==> flow/design.v <==
module fpmultiplier (output logic [31:0] product, output logic ready,
		input logic [31:0] a, input logic clock, nreset);
enum {activation, start, loada, loadb, check, special, regularcalculation,carries, final_output}state;
logic [31:0] multi_a, multi_b;
logic [47:0] manti_48bit;
logic [22:0] manti_23bit; 
logic [9:0] expon; 
logic sign;
logic infinite_a,NaN_a,zero_a,infinite_b,NaN_b,zero_b; 
assign  infinite_a = (multi_a[30:23]==8'b11111111)&&(multi_a[22:0]==0);
assign  NaN_a = (multi_a[30:23]==8'b11111111)&&(multi_a[22:0]!=0);
assign  zero_a = (multi_a[30:23]==0);
assign  infinite_b = (multi_b[30:23]==8'b11111111)&&(multi_b[22:0]==0);
assign  NaN_b = (multi_b[30:23]==8'b11111111)&&(multi_b[22:0]!=0);
assign  zero_b = (multi_b[30:23]==0); 
always_ff @(posedge clock, negedge nreset)
if (~nreset)
  begin 
  product <=0;
  multi_a <= 0;
  multi_b <= 0;
  state <= start;
  ready <= 0;
  end
else
begin 
  case (state)
    activation:
           begin
           ready <=1;
           end
    start: 
           begin
           ready <= 0;
           state <= loada;
           end
    loada: 
           begin 
           multi_a <= a;
           state <= loadb;
           end
    loadb: 
           begin
           multi_b <= a;
           state <= check;        
           end
    check:
           begin
           sign <= multi_a[31]^multi_b[31];
           if(NaN_a||infinite_a||zero_a||NaN_b||infinite_b||zero_b)
           state <= special;
           else
           state <= regularcalculation;
           end
    special:
           begin
            state <= final_output;
            if (NaN_a||NaN_b) 
              begin
              expon <= 10'b0011111111;
              manti_23bit <= 1;
              end
            else if (infinite_a||infinite_b) 
              begin
              if (zero_a|zero_b)  
                begin
                expon <= 10'b0011111111;
                manti_23bit <= 1;  
                end
              else 
                begin
                expon <= 10'b0011111111;
                manti_23bit <= 0;
                end
              end
            else 
              begin 
              expon <= 10'b0000000000;
              manti_23bit <= 0;
              end
           end
    regularcalculation:
           begin
           state <= carries;
           sign <= multi_a[31]^multi_b[31];
           manti_48bit <= {1'b1, {multi_a[22:0]}}*{1'b1, {multi_b[22:0]}};
           expon <= {2'b00,multi_a[30:23]}+{2'b00,multi_b[30:23]}-10'd127; 
           end 
    carries:
           begin 
           state <= final_output;
           if (manti_48bit[47]==1)  
             begin
             expon <= expon + 1'b1; 
             manti_48bit <= manti_48bit>>1|{{25{1'b0}},1'b1,{22{1'b0}}}; 
             end
           else
             begin  
             manti_48bit <= manti_48bit|{{25{1'b0}},1'b1,{22{1'b0}}}; 
             end
           end
    final_output:
           begin 
           ready <= 1;
           state <= start;        
           if (NaN_a||infinite_a||zero_a||NaN_b||infinite_b||zero_b)
             product <= {sign,expon[7:0],manti_23bit};
           else if ($signed(expon) >= 255)
             product <= {sign,8'b11111111,23'd0};
           else if ($signed(expon) <= 0)
             product <= {sign,31'd0};
           else 
             product <= {sign,expon[7:0],manti_48bit[45:23]};
           end 
  endcase
end
endmodule
# From RTL to reports: fpmultiplier
# What the tools print for fpmultiplier, step after step.
# Line numbers count from 1 in the design file above.
# Library cell names are shortened.
# Not given: n/a
dict set report setup {
  top_module {fpmultiplier}
  clk_port {clock}
  library {sky130hd}
  lib_corner {tt_025C_1v80}
}

# Elaborated design
# Yosys after proc, flatten, opt, wreduce and memory -nomap, before mapping. Memory bits, and registers merged into a memory's read port (data or address), are not among the register bits. Print and check cells are not counted. Equal cells are merged and count once.
dict set report classes {
  n_mux 14
  n_eq 11
  reduce_logical 31
  mul 1
  logic 3
  n_cmp 2
  n_addsub 3
}
# cell n
set ops {}
lappend ops {{multiplier 24 x 24 -> 48 bit} 1}
lappend ops {{parallel mux 32 bit (select 7 bit)} 1}
lappend ops {{== test 32 x 3 -> 1 bit with constant B} 4}
lappend ops {{parallel mux 48 bit (select 2 bit)} 1}
lappend ops {{2-to-1 mux 31 bit} 3}
lappend ops {{== test 32 x 2 -> 1 bit with constant B} 2}
lappend ops {{2-to-1 mux 47 bit} 1}
lappend ops {{zero test 23 bit} 2}
lappend ops {{nonzero test 23 bit} 2}
lappend ops {{== test 32 x 1 -> 1 bit with constant B} 1}
lappend ops {{== test 32 x 4 -> 1 bit with constant B} 1}
lappend ops {{zero test 32 bit} 1}
lappend ops {{parallel mux 10 bit (select 3 bit)} 1}
lappend ops {{== test 8 bit with constant B} 2}
lappend ops {{zero test 8 bit} 2}
lappend ops {{2-to-1 mux 8 bit} 2}
lappend ops {{adder 10 x 1 -> 10 bit with constant B} 1}
lappend ops {{<= comparator 10 x 1 -> 1 bit with constant B} 1}
lappend ops {{greater-or-equal comparator 10 x 9 -> 1 bit with constant B} 1}
lappend ops {{subtractor 9 x 7 -> 10 bit with constant B} 1}
lappend ops {{2-to-1 mux 10 bit} 1}
lappend ops {{adder 8 x 8 -> 9 bit} 1}
lappend ops {{OR reduction 2 bit} 4}
lappend ops {{logical OR 1 bit} 7}
lappend ops {{nonzero test 7 bit} 1}
lappend ops {{AND reduction 2 bit} 3}
lappend ops {{AND reduction 3 bit} 2}
lappend ops {{logical AND 1 bit} 4}
# Other operator kinds: 9; their cells: 11.
dict set report bits {
  word_cells 76
  inputBits 34
  out_inout_bits 33
  regBits 211
}

# Depth
# Depth = most cells in a row (Yosys ltp): at word level without a register or memory, in the mapped netlist without a sequential cell, where the memories' decode and read muxes count.
dict set report logic_depth {
  ltp_word 9
  ABC_AREA 0
  mapped_depth 26
  mapped_depth_nobuf 24
}

# Netlist
# The flow's flattened synthesis, as Yosys stat reports it; memories are mapped. The netlist is that of the ABC_AREA named above (0 if unset); the other value can give another one.
dict set report mapped {
  buf_cells 122
  ff_cells 142
  yosys_area_mm2 0.024511
  stdcells 2587
  seqArea_mm2 0.0037398
}
# cell_type n type_area_um2
set types {}
lappend types {fa_1 482 9.65E+03}
lappend types {dfrtp_1 104 2.6E+03}
lappend types {ha_1 186 2.33E+03}
lappend types {inv_1 610 2.29E+03}
lappend types {and2_1 239 1.5E+03}
lappend types {nand2_1 347 1.3E+03}
lappend types {edfxtp_1 37 1.11E+03}
lappend types {mux2_2 48 540.518}
lappend types {clkbuf_1 117 439.171}
lappend types {a21oi_1 55 275.264}
lappend types {a22o_1 24 210.202}
lappend types {nor2_1 56 210.202}
lappend types {o21ai_0 42 210.202}
lappend types {xnor2_1 18 157.651}
lappend types {a21o_1 20 150.144}
lappend types {xor2_1 11 96.342}
lappend types {nor4_1 15 93.84}
lappend types {nand4_1 13 81.328}
# Not listed: further types 53, cells in them 163.

# Timing after synthesis
# Source: OpenSTA report_checks on the synthesized netlist (no wires, ideal clock, input and output delay 20% of the period each), path of least setup slack; recovery checks are left aside. Register names are those of the netlist, which keeps one name where synthesis merged equal registers.
dict set report synth_path {
  kind {register -> register}
  from {register multi_a[7]}
  to {register manti_48bit[45]}
  delay_ps 6710
  tclk_ps 9000
  setup_ps 265
  launch_ps 0
  required_time_ps 8735
  arrival_time_ps 6445
  path_buffers 2
  path_slack_ps 2290
  driving_pins 24
  period_less_setup_slack_ps 6710
}
# "delay_ps" is the arrival time less input delay plus setup time.
# "driving_pins" counts driving pins, that of a launching flip-flop among them; a cell with two outputs on the path counts twice.
# "period_less_setup_slack_ps" is the clock period less the worst setup slack; recovery checks do not enter. This is arithmetic on one report: input and output delays are still those of the set period (20% each).
# The rows between start and end are the longest chain of elaborated cells between them; the timing report does not say that the signal goes this way. Where chains are equally long, one stands for them.
# Each line given opens the expression or statement behind the cell; cells for indexed reads and writes are added by Yosys, which also makes memories of some case tables.
# At most two assigning lines are given for a register; there are more.
dict set report synth_between {
  path_cell_list {dfrtp_1 -> clkbuf_1 -> clkbuf_1 -> nand2_1 -> fa_1 -> inv_1 -> fa_1 -> inv_1 -> fa_1 -> inv_1 -> fa_1 -> fa_1 -> fa_1 -> inv_1 -> fa_1 -> inv_1 -> ha_1 -> nand4_1 -> nor4_4 -> o211ai_2 -> a21bo_4 -> a21o_1 -> a2111oi_4 -> nor3_1}
  elab_chain_len 2
  cone_cells 2
  cone_lines 2
  cone_classes {mul (1); mux (1)}
}
# element line_no
set synth_lines {}
lappend synth_lines {{start: declaration} 4} ;# logic [31:0] multi_a, multi_b;
lappend synth_lines {{start: assignment} 20} ;# multi_a <= 0;
lappend synth_lines {{start: assignment} 39} ;# multi_a <= a;
lappend synth_lines {{multiplier 24 x 24 -> 48 bit} 86} ;# manti_48bit <= {1'b1, {multi_a[22:0]}}*{1'b1, {multi_b[22:0]}};
lappend synth_lines {{parallel mux 48 bit (select 2 bit)} 27} ;# case (state)
lappend synth_lines {{end: assignment} 86}
lappend synth_lines {{end: assignment} 95} ;# manti_48bit <= manti_48bit>>1|{{25{1'b0}},1'b1,{22{1'b0}}};
lappend synth_lines {{end: declaration} 5} ;# logic [47:0] manti_48bit;

# Timing after layout
# Path of least setup slack in the final report of flow run 1 (OpenROAD, finished layout, wires in). Where an end is a register, its clock arrival counts in the times.
# The report prints the path's times to 10 ps; the period is as set.
dict set report layout_path {
  kind {register -> register}
  from {register multi_b[15]}
  to {register manti_48bit[38]}
  arrival_time_ps 7830
  launch_ps 440
  path_slack_ps 510
  driving_pins 22
  tclk_ps 8180
  path_buffers 0
  setup_ps 280
  required_time_ps 8340
}
# The rows between start and end are the longest chain of elaborated cells between them; the timing report does not say that the signal goes this way. Where chains are equally long, one stands for them.
# At most two assigning lines are given for a register; there are more.
dict set report layout_between {
  path_cell_list {dfrtp_1 -> nand2_1 -> fa_1 -> inv_1 -> fa_1 -> inv_1 -> fa_1 -> inv_1 -> fa_1 -> fa_1 -> fa_1 -> inv_1 -> fa_1 -> inv_1 -> ha_1 -> nand4_1 -> nor4_4 -> o211ai_2 -> a21boi_0 -> o21ai_0 -> a21boi_0 -> o31ai_1}
  elab_chain_len 2
  cone_cells 2
  cone_lines 2
  cone_classes {mul (1); mux (1)}
}
# element line_no
set layout_lines {}
lappend layout_lines {{start: declaration} 4} ;# logic [31:0] multi_a, multi_b;
lappend layout_lines {{start: assignment} 21} ;# multi_b <= 0;
lappend layout_lines {{start: assignment} 44} ;# multi_b <= a;
lappend layout_lines {{multiplier 24 x 24 -> 48 bit} 86} ;# manti_48bit <= {1'b1, {multi_a[22:0]}}*{1'b1, {multi_b[22:0]}};
lappend layout_lines {{parallel mux 48 bit (select 2 bit)} 27} ;# case (state)
lappend layout_lines {{end: assignment} 86}
lappend layout_lines {{end: assignment} 95} ;# manti_48bit <= manti_48bit>>1|{{25{1'b0}},1'b1,{22{1'b0}}};
lappend layout_lines {{end: declaration} 5} ;# logic [47:0] manti_48bit;

Wiki page: fpmultiplier / flow data

Design fpmultiplier on sky130hd. What follows are 4 stored runs of the flow, each under its own settings; their order means nothing. The constraints put input and output delay at 20% of the set period each and load the outputs with 0.01 pF.
"timing.achieved_period_ps": clock period set for the run, less the worst setup slack. It is reckoned from that one timing run; input and output delays stay at 20% of the period that was set.
"worstPathTime_ps": the worst setup path's part of the clock period (all of it between registers, 20% less for each end at a port) less its slack. A launch clock that arrives late makes it longer, a capture clock that arrives late makes it shorter.
By "total_power_w" is meant OpenSTA's value without simulated activity: inputs other than the clock are taken to toggle once in ten clock periods, and the tool carries that through the logic.
"worstPathTime_ps" is given in steps of 10 ps.

# flow run 1
==> flow/run.sh <==
#!/bin/bash
# the make line also repeats the synthesis and layout settings of config.mk as NAME=value (left out here)
make -C /OpenROAD-flow-scripts/flow DESIGN_CONFIG=/design/flow/config.mk WORK_HOME=/design/flow/orfs CLKGATE_MAP_FILE= finish
==> flow/config.mk <==
export PLATFORM = sky130hd
export DESIGN_NAME = fpmultiplier
export DESIGN_NICKNAME = fpmultiplier
export VERILOG_FILES = /design/flow/design.v
export SDC_FILE = /design/flow/constraint.sdc
export NUM_CORES = 4
export LEC_CHECK = 0
export CAP_MARGIN = 20
export CELL_PAD_IN_SITES_GLOBAL_PLACEMENT = 3
export CORE_ASPECT_RATIO = 1.3
export CORE_MARGIN = 4
export CORE_UTILIZATION = 40
export CTS_CLUSTER_DIAMETER = 51
export CTS_CLUSTER_SIZE = 24
export HOLD_SLACK_MARGIN = 0.04
export MAX_ROUTING_LAYER = met4
export SLEW_MARGIN = 20
==> flow/constraint.sdc <==
create_clock -name core_clock -period 8.18 [get_ports {clock}]
set_input_delay 1.6360 -clock core_clock [delete_from_list [all_inputs] [get_ports {clock}]]
set_output_delay 1.6360 -clock core_clock [all_outputs]
set_load 0.01 [all_outputs]

==> flow run 1: results <==
die_footprint_mm2=0.0653359
worstPathTime_ps=7670
timing.worst_path_kind="register -> register"
ws_setup_ps=515
fin_hold_ws_ps=396
timing.achieved_period_ps=7665
final_stdcell_area_mm2=0.0271761
total_power_w=0.001571
synthArea_mm2=0.024511

# flow run 2
==> flow/run.sh <==
#!/bin/bash
# the make line also repeats the synthesis and layout settings of config.mk as NAME=value (left out here)
make -C /OpenROAD-flow-scripts/flow DESIGN_CONFIG=/design/flow/config.mk WORK_HOME=/design/flow/orfs CLKGATE_MAP_FILE= finish
==> flow/config.mk <==
export PLATFORM = sky130hd
export DESIGN_NAME = fpmultiplier
export DESIGN_NICKNAME = fpmultiplier
export VERILOG_FILES = /design/flow/design.v
export SDC_FILE = /design/flow/constraint.sdc
export NUM_CORES = 4
export LEC_CHECK = 0
export ABC_AREA = 0
export CAP_MARGIN = 20
export CORE_ASPECT_RATIO = 1.02
export CORE_MARGIN = 9
export CORE_UTILIZATION = 40
export CTS_CLUSTER_SIZE = 72
export GPL_TIMING_DRIVEN = 0
export PLACE_DENSITY = 0.47
export SETUP_SLACK_MARGIN = 1.93
export SLEW_MARGIN = 0
==> flow/constraint.sdc <==
create_clock -name core_clock -period 9.37 [get_ports {clock}]
set_input_delay 1.8740 -clock core_clock [delete_from_list [all_inputs] [get_ports {clock}]]
set_output_delay 1.8740 -clock core_clock [all_outputs]
set_load 0.01 [all_outputs]

==> flow run 2: results <==
die_footprint_mm2=0.0705135
worstPathTime_ps=7340
timing.worst_path_kind="register -> register"
ws_setup_ps=2035
fin_hold_ws_ps=404
timing.achieved_period_ps=7335
final_stdcell_area_mm2=0.0281307
total_power_w=0.001302
synthArea_mm2=0.024511

# flow run 3
==> flow/run.sh <==
#!/bin/bash
# the make line also repeats the synthesis and layout settings of config.mk as NAME=value (left out here)
make -C /OpenROAD-flow-scripts/flow DESIGN_CONFIG=/design/flow/config.mk WORK_HOME=/design/flow/orfs CLKGATE_MAP_FILE= finish
==> flow/config.mk <==
export PLATFORM = sky130hd
export DESIGN_NAME = fpmultiplier
export DESIGN_NICKNAME = fpmultiplier
export VERILOG_FILES = /design/flow/design.v
export SDC_FILE = /design/flow/constraint.sdc
export NUM_CORES = 4
export LEC_CHECK = 0
export ABC_AREA = 1
export CAP_MARGIN = 20
export CORE_MARGIN = 2
export CORE_UTILIZATION = 40
export GPL_TIMING_DRIVEN = 0
export PLACE_DENSITY = 0.6
export SLEW_MARGIN = 20
==> flow/constraint.sdc <==
create_clock -name core_clock -period 9.37 [get_ports {clock}]
set_input_delay 1.8740 -clock core_clock [delete_from_list [all_inputs] [get_ports {clock}]]
set_output_delay 1.8740 -clock core_clock [all_outputs]
set_load 0.01 [all_outputs]

==> flow run 3: results <==
die_footprint_mm2=0.0664351
worstPathTime_ps=7980
timing.worst_path_kind="register -> register"
ws_setup_ps=1393
fin_hold_ws_ps=416
timing.achieved_period_ps=7977
final_stdcell_area_mm2=0.0281245
total_power_w=0.001384
synthArea_mm2=0.025756

# flow run 4
==> flow/run.sh <==
#!/bin/bash
# the make line also repeats the synthesis and layout settings of config.mk as NAME=value (left out here)
make -C /OpenROAD-flow-scripts/flow DESIGN_CONFIG=/design/flow/config.mk WORK_HOME=/design/flow/orfs CLKGATE_MAP_FILE= finish
==> flow/config.mk <==
export PLATFORM = sky130hd
export DESIGN_NAME = fpmultiplier
export DESIGN_NICKNAME = fpmultiplier
export VERILOG_FILES = /design/flow/design.v
export SDC_FILE = /design/flow/constraint.sdc
export NUM_CORES = 4
export LEC_CHECK = 0
export CAP_MARGIN = 20
export CORE_MARGIN = 2
export CORE_UTILIZATION = 40
export PLACE_DENSITY = 0.6
export SETUP_SLACK_MARGIN = -0.42
export SLEW_MARGIN = 20
==> flow/constraint.sdc <==
create_clock -name core_clock -period 8.27 [get_ports {clock}]
set_input_delay 1.6540 -clock core_clock [delete_from_list [all_inputs] [get_ports {clock}]]
set_output_delay 1.6540 -clock core_clock [all_outputs]
set_load 0.01 [all_outputs]

==> flow run 4: results <==
die_footprint_mm2=0.0632724
worstPathTime_ps=7530
timing.worst_path_kind="register -> register"
ws_setup_ps=736
fin_hold_ws_ps=396
timing.achieved_period_ps=7534
final_stdcell_area_mm2=0.0267044
total_power_w=0.001511
synthArea_mm2=0.024511
